==> flow/design.v <==
`default_nettype none
module toHex(
    input wire clk,
    input wire rst,
    input wire [3:0] value,
    output reg [7:0] hexChar
);
    always @(posedge clk) begin
        if (rst)
            hexChar <= "0";
        else
            hexChar <= (value <= 4'd9) ? 8'd48 + value : 8'd55 + value;
    end
endmodule
module flashNavigator
#(
  parameter STARTUP_WAIT = 32'd1000
)
(
    input wire clk,
    input wire rst,
    output reg flashClk,
    input wire flashMiso,
    output reg flashMosi,
    output reg flashCs,
    input wire [5:0] charAddress,
    output reg [7:0] charOutput,
    input wire btn1,
    input wire btn2
);
reg [23:0] readAddress;
localparam [7:0] command = 8'h03;
reg [7:0] currentByteOut;
reg [7:0] currentByteNum;
reg [255:0] dataIn;
reg [255:0] dataInBuffer;
localparam STATE_INIT_POWER = 8'd0;
localparam STATE_LOAD_CMD_TO_SEND = 8'd1;
localparam STATE_SEND = 8'd2;
localparam STATE_LOAD_ADDRESS_TO_SEND = 8'd3;
localparam STATE_READ_DATA = 8'd4;
localparam STATE_DONE = 8'd5;
reg [23:0] dataToSend;
reg [8:0] bitsToSend;
reg [32:0] counter;
reg [2:0] state;
reg [2:0] returnState;
reg dataReady;
always @(posedge clk) begin
if (rst) begin
  flashClk <= 0;
  flashMosi <= 0;
  flashCs <= 1;
  readAddress <= 0;
  currentByteOut <= 0;
  currentByteNum <= 0;
  dataIn <= 0;
  dataInBuffer <= 0;
  dataToSend <= 0;
  bitsToSend <= 0;
  counter <= 0;
  state <= 0;
  returnState <= 0;
  dataReady <= 0;
end
else
case (state)
  STATE_INIT_POWER: begin
    if (counter > STARTUP_WAIT && btn1 == 1 && btn2 == 1) begin
      state <= STATE_LOAD_CMD_TO_SEND;
      counter <= 32'b0;
      dataReady <= 0;
      currentByteNum <= 0;
      currentByteOut <= 0;
    end
    else
      counter <= counter + 1;
  end
  STATE_LOAD_CMD_TO_SEND: begin
      flashCs <= 0;
      dataToSend[23-:8] <= command;
      bitsToSend <= 8;
      state <= STATE_SEND;
      returnState <= STATE_LOAD_ADDRESS_TO_SEND;
  end
  STATE_SEND: begin
    if (counter == 32'd0) begin
      flashClk <= 0;
      flashMosi <= dataToSend[23];
      dataToSend <= {dataToSend[22:0],1'b0};
      bitsToSend <= bitsToSend - 1;
      counter <= 1;
    end
    else begin
      counter <= 32'd0;
      flashClk <= 1;
      if (bitsToSend == 0)
        state <= returnState;
    end
  end
  STATE_LOAD_ADDRESS_TO_SEND: begin
    dataToSend <= readAddress;
    bitsToSend <= 24;
    state <= STATE_SEND;
    returnState <= STATE_READ_DATA;
    currentByteNum <= 0;
  end
  STATE_READ_DATA: begin
    if (counter[0] == 1'd0) begin
      flashClk <= 0;
      counter <= counter + 1;
      if (counter[3:0] == 0 && counter > 0) begin
        dataIn[(currentByteNum << 3)+:8] <= currentByteOut;
        currentByteNum <= currentByteNum + 1;
        if (currentByteNum == 31)
          state <= STATE_DONE;
      end
    end
    else begin
      flashClk <= 1;
      currentByteOut <= {currentByteOut[6:0], flashMiso};
      counter <= counter + 1;
    end
  end
  STATE_DONE: begin
    dataReady <= 1;
    flashCs <= 1;
    dataInBuffer <= dataIn;
    counter <= STARTUP_WAIT;
    if (btn1 == 0) begin 
      readAddress <= readAddress + 24;
      state <= STATE_INIT_POWER;
    end
    else if (btn2 == 0) begin 
      readAddress <= readAddress - 24;
      state <= STATE_INIT_POWER;
    end
  end
  default: ;
endcase
end
wire [7:0] byteDisplayNumber;
wire lowerBit;
wire [7:0] hexCharOutput;
wire [3:0] currentHexVal;
reg [7:0] chosenByte;
wire [7:0] hexChar;
reg [3:0] addrNibble;
always @(*) begin
  case (4'd13 - charAddress[3:0])
    4'd0: addrNibble = readAddress[3:0];
    4'd1: addrNibble = readAddress[7:4];
    4'd2: addrNibble = readAddress[11:8];
    4'd3: addrNibble = readAddress[15:12];
    4'd4: addrNibble = readAddress[19:16];
    4'd5: addrNibble = readAddress[23:20];
    default: addrNibble = 4'd0;
  endcase
end
toHex hexConv(
clk,
rst,
addrNibble,
hexChar
);
always @(posedge clk) begin
if (rst) begin
  chosenByte <= 0;
  charOutput <= 0;
end
else begin
chosenByte <= dataInBuffer[(byteDisplayNumber << 3)+:8];
if (charAddress[5:4] == 2'b11) begin
  case (charAddress[3:0])
    0: charOutput <= "A";
    1: charOutput <= "d";
    2: charOutput <= "d";
    3: charOutput <= "r";
    4: charOutput <= ":";
    6: charOutput <= "0";
    7: charOutput <= "x";
    8,9,10,11,12,13: charOutput <= hexChar;
    15: charOutput <= dataReady ? " " : "L";
    default: charOutput <= " ";
  endcase
end
else
  charOutput <= hexCharOutput;
end
end
assign byteDisplayNumber = {3'b000, charAddress[5:1]};
assign lowerBit = charAddress[0];
assign currentHexVal = lowerBit ? chosenByte[3:0] : chosenByte[7:4];
toHex hexConvert(
clk,
rst,
currentHexVal,
hexCharOutput
);
endmodule
== From RTL to reports: flashNavigator ==
What the tools print for flashNavigator, step after step.
Line numbers count from 1 in the design file above.
Operators carry their Yosys type and port widths (W data, S select, Z words).
Cell names lack the library's common part.
A cell with n/a has no value.
Inputs
  top: flashNavigator
  clock: clk
  cell library: sky130hd
  library corner: tt_025C_1v80

== Word-level counts ==
Yosys after proc, flatten, opt, wreduce and memory -nomap, before mapping. Memory bits, and registers merged into a memory's read port (data or address), are not among the register bits. Print and check cells are not counted.
Operators by class
  mux-type cells: 40
  shift operators: 3
  bitwise logic cells: 4
  equal/unequal tests: 35
  $add $sub $neg: 11
  magnitude comparators: 4
  reduce/logical cells: 31
Operator list (number)
  $and A256 B256 Y256: 1
  $or A256 B256 Y256: 1
  $shiftx A256 B9 Y8: 1
  $not A256 Y256: 1
  $shift A8 B33 Y256: 1
  $shift A8 B33 Y256 const A: 1
  $pmux W33 S4: 1
  $pmux W8 S8: 1
  $mux W8: 8
  $pmux W8 S3: 2
  $mux W24: 2
  $add A33 B1 Y33 const B: 1
  $gt A33 B1 Y1 const B: 1
  $gt A33 B10 Y1 const B: 1
  $logic_not A33 Y1: 1
  $neg A8 Y33: 1
  $mux W33: 1
  $pmux W16 S2: 1
  $eq A4 B4 Y1 const B: 7
  $add A6 B4 Y7 const A: 4
  $pmux W9 S3: 1
  $add A24 B5 Y24 const B: 1
  $sub A24 B5 Y24 const B: 1
  $pmux W4 S6: 1
  $mux W3: 8
  $eq A4 B3 Y1 const B: 5
  $ne A2 B2 Y1 const B: 9
  $eq A4 B2 Y1 const B: 4
Not listed: further kinds 35, cells in them 60.
Word-level totals
  bits in registers: 660
  word-level cells: 147
  output and inout bits: 11
  input bits: 11

== Depth ==
Yosys ltp: most cells in a row. Word level: on the elaborated netlist, between registers, memories and ports. Mapped: between sequential cells and ports; inverters and the memories' decode and read muxes count.
Depth
  depth after elaboration: 5
  ABC_AREA: 0
  gate-level depth with buffers: 15
  mapped depth without buffers: 12

== After synthesis ==
The flow's flattened synthesis, as Yosys stat reports it; memories are mapped. The netlist is that of the ABC_AREA named above (0 if unset); the other value can give another one.
Mapped netlist
  synthesis area: 27048.4 sq um
  buffers: 238
  sequential area: 13012.5 sq um
  flip-flops: 650
  mapped cells: 3168
Cell types
  dfxtp_1: number 650, area in all 1.3E+04 sq um
  nand2_1: number 754, area in all 2.83E+03 sq um
  a21oi_1: number 453, area in all 2.27E+03 sq um
  mux4_2: number 79, area in all 1.78E+03 sq um
  mux2i_1: number 154, area in all 1.54E+03 sq um
  nor2_1: number 300, area in all 1126.08 sq um
  clkbuf_1: number 205, area in all 769.488 sq um
  o21ai_0: number 152, area in all 760.73 sq um
  ha_1: number 31, area in all 387.872 sq um
  nand3_1: number 59, area in all 295.283 sq um
  xnor2_1: number 30, area in all 262.752 sq um
  xor2_1: number 20, area in all 175.168 sq um
  a311oi_1: number 16, area in all 140.134 sq um
  nor3_1: number 26, area in all 130.125 sq um
  a211oi_1: number 16, area in all 120.115 sq um
  buf_1: number 30, area in all 112.608 sq um
  inv_1: number 26, area in all 97.594 sq um
  a221oi_1: number 10, area in all 87.584 sq um
Other cell types: 46; their cells: 157.
By module: a second synthesis without flattening, with its own total; a netlist apart from the flattened one above.
Second synthesis, totals
  cell total of the unflattened synthesis: 3099
  area total of the unflattened synthesis: 27571.4 sq um
Rows give one instance, submodules left out.
Modules
  flashNavigator: times used 1, area 26960.9 sq um, sequential area 12752.2 sq um, cells 3039
  toHex: times used 2, area 305.3 sq um, sequential area 140.1 sq um, cells 30

== Path before layout ==
Source: OpenSTA report_checks on the synthesized netlist (no wires, ideal clock, input and output delay 20% of the period each), path of least setup slack; recovery checks are left aside. Register names are those of the netlist, which keeps one name where synthesis merged equal registers.
Timing path post-synthesis
  kind: input to register
  start point: in charAddress[1]
  end point: reg hexConv.hexChar[5]
  launch time at the first pin: 2.000 ns
  path delay: 3.805 ns
  clock period: 10.0 ns
  setup slack: 4.195 ns
  input delay: 2.000 ns
  stages on the path: 15
  data arrival time: 5.688 ns
  buffers on the path: 3
  required time: 9.883 ns
  setup time: 0.117 ns
  synthesis period reached: 5.805 ns
"path delay" is the arrival time less input delay plus setup time.
"stages on the path": output pins that drive a net of the path, with the launching flip-flop's if there is one; two outputs of one cell count as two.
"synthesis period reached" is the clock period less the worst setup slack; recovery checks do not enter. This is arithmetic on one report: input and output delays are still those of the set period (20% each).
The rows between start and end are the longest chain of elaborated cells between them; the timing report does not say that the signal goes this way. Where chains are equally long, one stands for them.
A line is the first line of the expression or statement that the cell stems from. Yosys adds cells for indexed reads and writes and turns some case tables into memories.
On the way, post-synthesis
  cell sequence: buf_1 -> clkbuf_1 -> buf_1 -> inv_1 -> ha_1 -> nor3b_1 -> a22oi_1 -> nand2_1 -> a221oi_1 -> inv_1 -> ha_1 -> or2_2 -> a21oi_1 -> nand2b_1 -> nand2b_1
  length of the longest elaborated chain: 5
  elaborated cells between the ends (all ways): 12
  RTL lines with such cells: 2
  classes of those cells: 3 x add/sub; 1 x compare; 5 x eq/ne; 2 x mux; 1 x reduce/logical
RTL lines, path post-synthesis
  start: declaration: RTL line 26  | input wire [5:0] charAddress,
  $sub A4 B4 Y4: RTL line 150  | case (4'd13 - charAddress[3:0])
  $eq A4 B3 Y1: RTL line 150
  $pmux W4 S6: RTL line 150
  $add A6 B4 Y7: RTL line 12  | hexChar <= (value <= 4'd9) ? 8'd48 + value : 8'd55 + value;
  $mux W8: RTL line 12
  end: assignment: RTL line 10  | hexChar <= "0";
  end: assignment: RTL line 12
  end: declaration: RTL line 6  | output reg [7:0] hexChar

== Timing after layout ==
From the final timing report of run 1: the path of least setup slack in the routed layout; clock arrival at registers is part of the times.
Timing path after layout
  kind: input to register
  start point: in btn1
  end point: reg readAddress[23]
  launch time at the first pin: 2.00 ns
  required time: 10.50 ns
  data arrival time: 5.29 ns
  buffers on the path: 2
  input delay: 2.00 ns
  stages on the path: 12
  clock period: 10.0 ns
  setup slack: 5.20 ns
  setup time: 0.11 ns
The rows between start and end are the longest chain of elaborated cells between them; the timing report does not say that the signal goes this way. Where chains are equally long, one stands for them.
At most two assigning lines are given for a register; there are more.
On the way, after layout
  cell sequence: clkdlybuf4s50_1 -> buf_4 -> inv_1 -> fa_1 -> a211oi_1 -> o21bai_1 -> o211ai_1 -> a311oi_1 -> a41oi_1 -> mux2i_1 -> a21oi_1 -> mux2_2
  length of the longest elaborated chain: 2
  elaborated cells between the ends (all ways): 3
  RTL lines with such cells: 1
  classes of those cells: 1 x eq/ne; 1 x mux; 1 x reduce/logical
RTL lines, path after layout
  start: declaration: RTL line 28  | input wire btn1,
  $ne A2 B2 Y1
  $reduce_and A2 Y1
  end: assignment: RTL line 131  | readAddress <= readAddress + 24;
  end: assignment: RTL line 135  | readAddress <= readAddress - 24;
  end: declaration: RTL line 31  | reg [23:0] readAddress;

Wiki page: flashNavigator / flow data

Below are 4 stored runs of the flow (Yosys, OpenROAD; platform sky130hd) on flashNavigator, each with its settings and what was measured, unordered. Constraints: input delay and output delay 20% of the set period each, output load 0.01 pF.
"achieved clock period (ns)" means the clock period less the worst setup slack. The figure is calculated, with input and output delays left at 20% of the set period.
"worst setup path time (ns)" means the part of the period allowed to the worst setup path (the constraints hold back 20% at inputs and 20% at outputs) less its slack; where the path has registers, the arrival times of their clocks count too.
By "finish__power__total" is meant OpenSTA's value without simulated activity: inputs other than the clock are taken to toggle once in ten clock periods, and the tool carries that through the logic.

Flow files of run 1
==> flow/run.sh <==
#!/bin/bash
# the make line also repeats the synthesis and layout settings of config.mk as NAME=value (left out here)
make -C /OpenROAD-flow-scripts/flow DESIGN_CONFIG=/design/flow/config.mk WORK_HOME=/design/flow/orfs CLKGATE_MAP_FILE= finish
==> flow/config.mk <==
export PLATFORM = sky130hd
export DESIGN_NAME = flashNavigator
export DESIGN_NICKNAME = flashNavigator
export VERILOG_FILES = /design/flow/design.v
export SDC_FILE = /design/flow/constraint.sdc
export NUM_CORES = 4
export LEC_CHECK = 0
export CAP_MARGIN = 15
export CELL_PAD_IN_SITES_GLOBAL_PLACEMENT = 2
export CORE_MARGIN = 4
export CORE_UTILIZATION = 40
export PLACE_DENSITY_LB_ADDON = 0.05
export SLEW_MARGIN = 20
==> flow/constraint.sdc <==
create_clock -name core_clock -period 10.0 [get_ports {clk}]
set_input_delay 2.0000 -clock core_clock [delete_from_list [all_inputs] [get_ports {clk}]]
set_output_delay 2.0000 -clock core_clock [all_outputs]
set_load 0.01 [all_outputs]

report of run 1
yosys chip area after synthesis (um^2): 27048.4
finish__design__die__area: 71845.4
finish__design__instance__area__stdcell: 30227.7
finish__design__instance__utilization: 0.4501
finish__timing__setup__ws: 5.202
finish__timing__setup__tns: 0.000
finish__timing__hold__ws: 0.439
finish__power__total: 5.495e-03
achieved clock period (ns): 4.798
worst setup path time (ns): 2.80
worst setup path kind: input to register

Flow files of run 2
==> flow/run.sh <==
#!/bin/bash
# the make line also repeats the synthesis and layout settings of config.mk as NAME=value (left out here)
make -C /OpenROAD-flow-scripts/flow DESIGN_CONFIG=/design/flow/config.mk WORK_HOME=/design/flow/orfs CLKGATE_MAP_FILE= finish
==> flow/config.mk <==
export PLATFORM = sky130hd
export DESIGN_NAME = flashNavigator
export DESIGN_NICKNAME = flashNavigator
export VERILOG_FILES = /design/flow/design.v
export SDC_FILE = /design/flow/constraint.sdc
export NUM_CORES = 4
export LEC_CHECK = 0
export CAP_MARGIN = 20
export CORE_MARGIN = 2
export CORE_UTILIZATION = 40
export PLACE_DENSITY = 0.6
export SETUP_SLACK_MARGIN = 1.27
export SLEW_MARGIN = 20
==> flow/constraint.sdc <==
create_clock -name core_clock -period 4.87 [get_ports {clk}]
set_input_delay 0.9740 -clock core_clock [delete_from_list [all_inputs] [get_ports {clk}]]
set_output_delay 0.9740 -clock core_clock [all_outputs]
set_load 0.01 [all_outputs]

report of run 2
yosys chip area after synthesis (um^2): 27048.4
finish__design__die__area: 69717.1
finish__design__instance__area__stdcell: 30389.1
finish__design__instance__utilization: 0.4533
finish__timing__setup__ws: 1.322
finish__timing__setup__tns: 0.000
finish__timing__hold__ws: 0.431
finish__power__total: 1.105e-02
achieved clock period (ns): 3.548
worst setup path time (ns): 2.57
worst setup path kind: input to register

Flow files of run 3
==> flow/run.sh <==
#!/bin/bash
# the make line also repeats the synthesis and layout settings of config.mk as NAME=value (left out here)
make -C /OpenROAD-flow-scripts/flow DESIGN_CONFIG=/design/flow/config.mk WORK_HOME=/design/flow/orfs CLKGATE_MAP_FILE= finish
==> flow/config.mk <==
export PLATFORM = sky130hd
export DESIGN_NAME = flashNavigator
export DESIGN_NICKNAME = flashNavigator
export VERILOG_FILES = /design/flow/design.v
export SDC_FILE = /design/flow/constraint.sdc
export NUM_CORES = 4
export LEC_CHECK = 0
export CAP_MARGIN = 35
export CELL_PAD_IN_SITES_DETAIL_PLACEMENT = 2
export CORE_ASPECT_RATIO = 0.59
export CORE_MARGIN = 2
export CORE_UTILIZATION = 72
export GPL_ROUTABILITY_DRIVEN = 1
export MIN_ROUTING_LAYER = met1
export PLACE_DENSITY_LB_ADDON = 0.03
export SLEW_MARGIN = 0
==> flow/constraint.sdc <==
create_clock -name core_clock -period 6.5 [get_ports {clk}]
set_input_delay 1.3000 -clock core_clock [delete_from_list [all_inputs] [get_ports {clk}]]
set_output_delay 1.3000 -clock core_clock [all_outputs]
set_load 0.01 [all_outputs]

report of run 3: did not finish, place, DPL-0033

Flow files of run 4
==> flow/run.sh <==
#!/bin/bash
# the make line also repeats the synthesis and layout settings of config.mk as NAME=value (left out here)
make -C /OpenROAD-flow-scripts/flow DESIGN_CONFIG=/design/flow/config.mk WORK_HOME=/design/flow/orfs CLKGATE_MAP_FILE= finish
==> flow/config.mk <==
export PLATFORM = sky130hd
export DESIGN_NAME = flashNavigator
export DESIGN_NICKNAME = flashNavigator
export VERILOG_FILES = /design/flow/design.v
export SDC_FILE = /design/flow/constraint.sdc
export NUM_CORES = 4
export LEC_CHECK = 0
export CAP_MARGIN = 35
export CORE_ASPECT_RATIO = 1.1
export CORE_MARGIN = 2
export CORE_UTILIZATION = 53
export CTS_CLUSTER_SIZE = 56
export GPL_ROUTABILITY_DRIVEN = 0
export GPL_TIMING_DRIVEN = 1
export HOLD_SLACK_MARGIN = -0.02
export MAX_ROUTING_LAYER = met5
export PLACE_DENSITY_LB_ADDON = 0.12
export SETUP_SLACK_MARGIN = 0.5
export SLEW_MARGIN = 10
export TNS_END_PERCENT = 100
==> flow/constraint.sdc <==
create_clock -name core_clock -period 8.65 [get_ports {clk}]
set_input_delay 1.7300 -clock core_clock [delete_from_list [all_inputs] [get_ports {clk}]]
set_output_delay 1.7300 -clock core_clock [all_outputs]
set_load 0.01 [all_outputs]

report of run 4
yosys chip area after synthesis (um^2): 27048.4
finish__design__die__area: 52859.9
finish__design__instance__area__stdcell: 29716.0
finish__design__instance__utilization: 0.5914
finish__timing__setup__ws: 4.011
finish__timing__setup__tns: 0.000
finish__timing__hold__ws: 0.444
finish__power__total: 5.919e-03
achieved clock period (ns): 4.639
worst setup path time (ns): 2.91
worst setup path kind: input to register
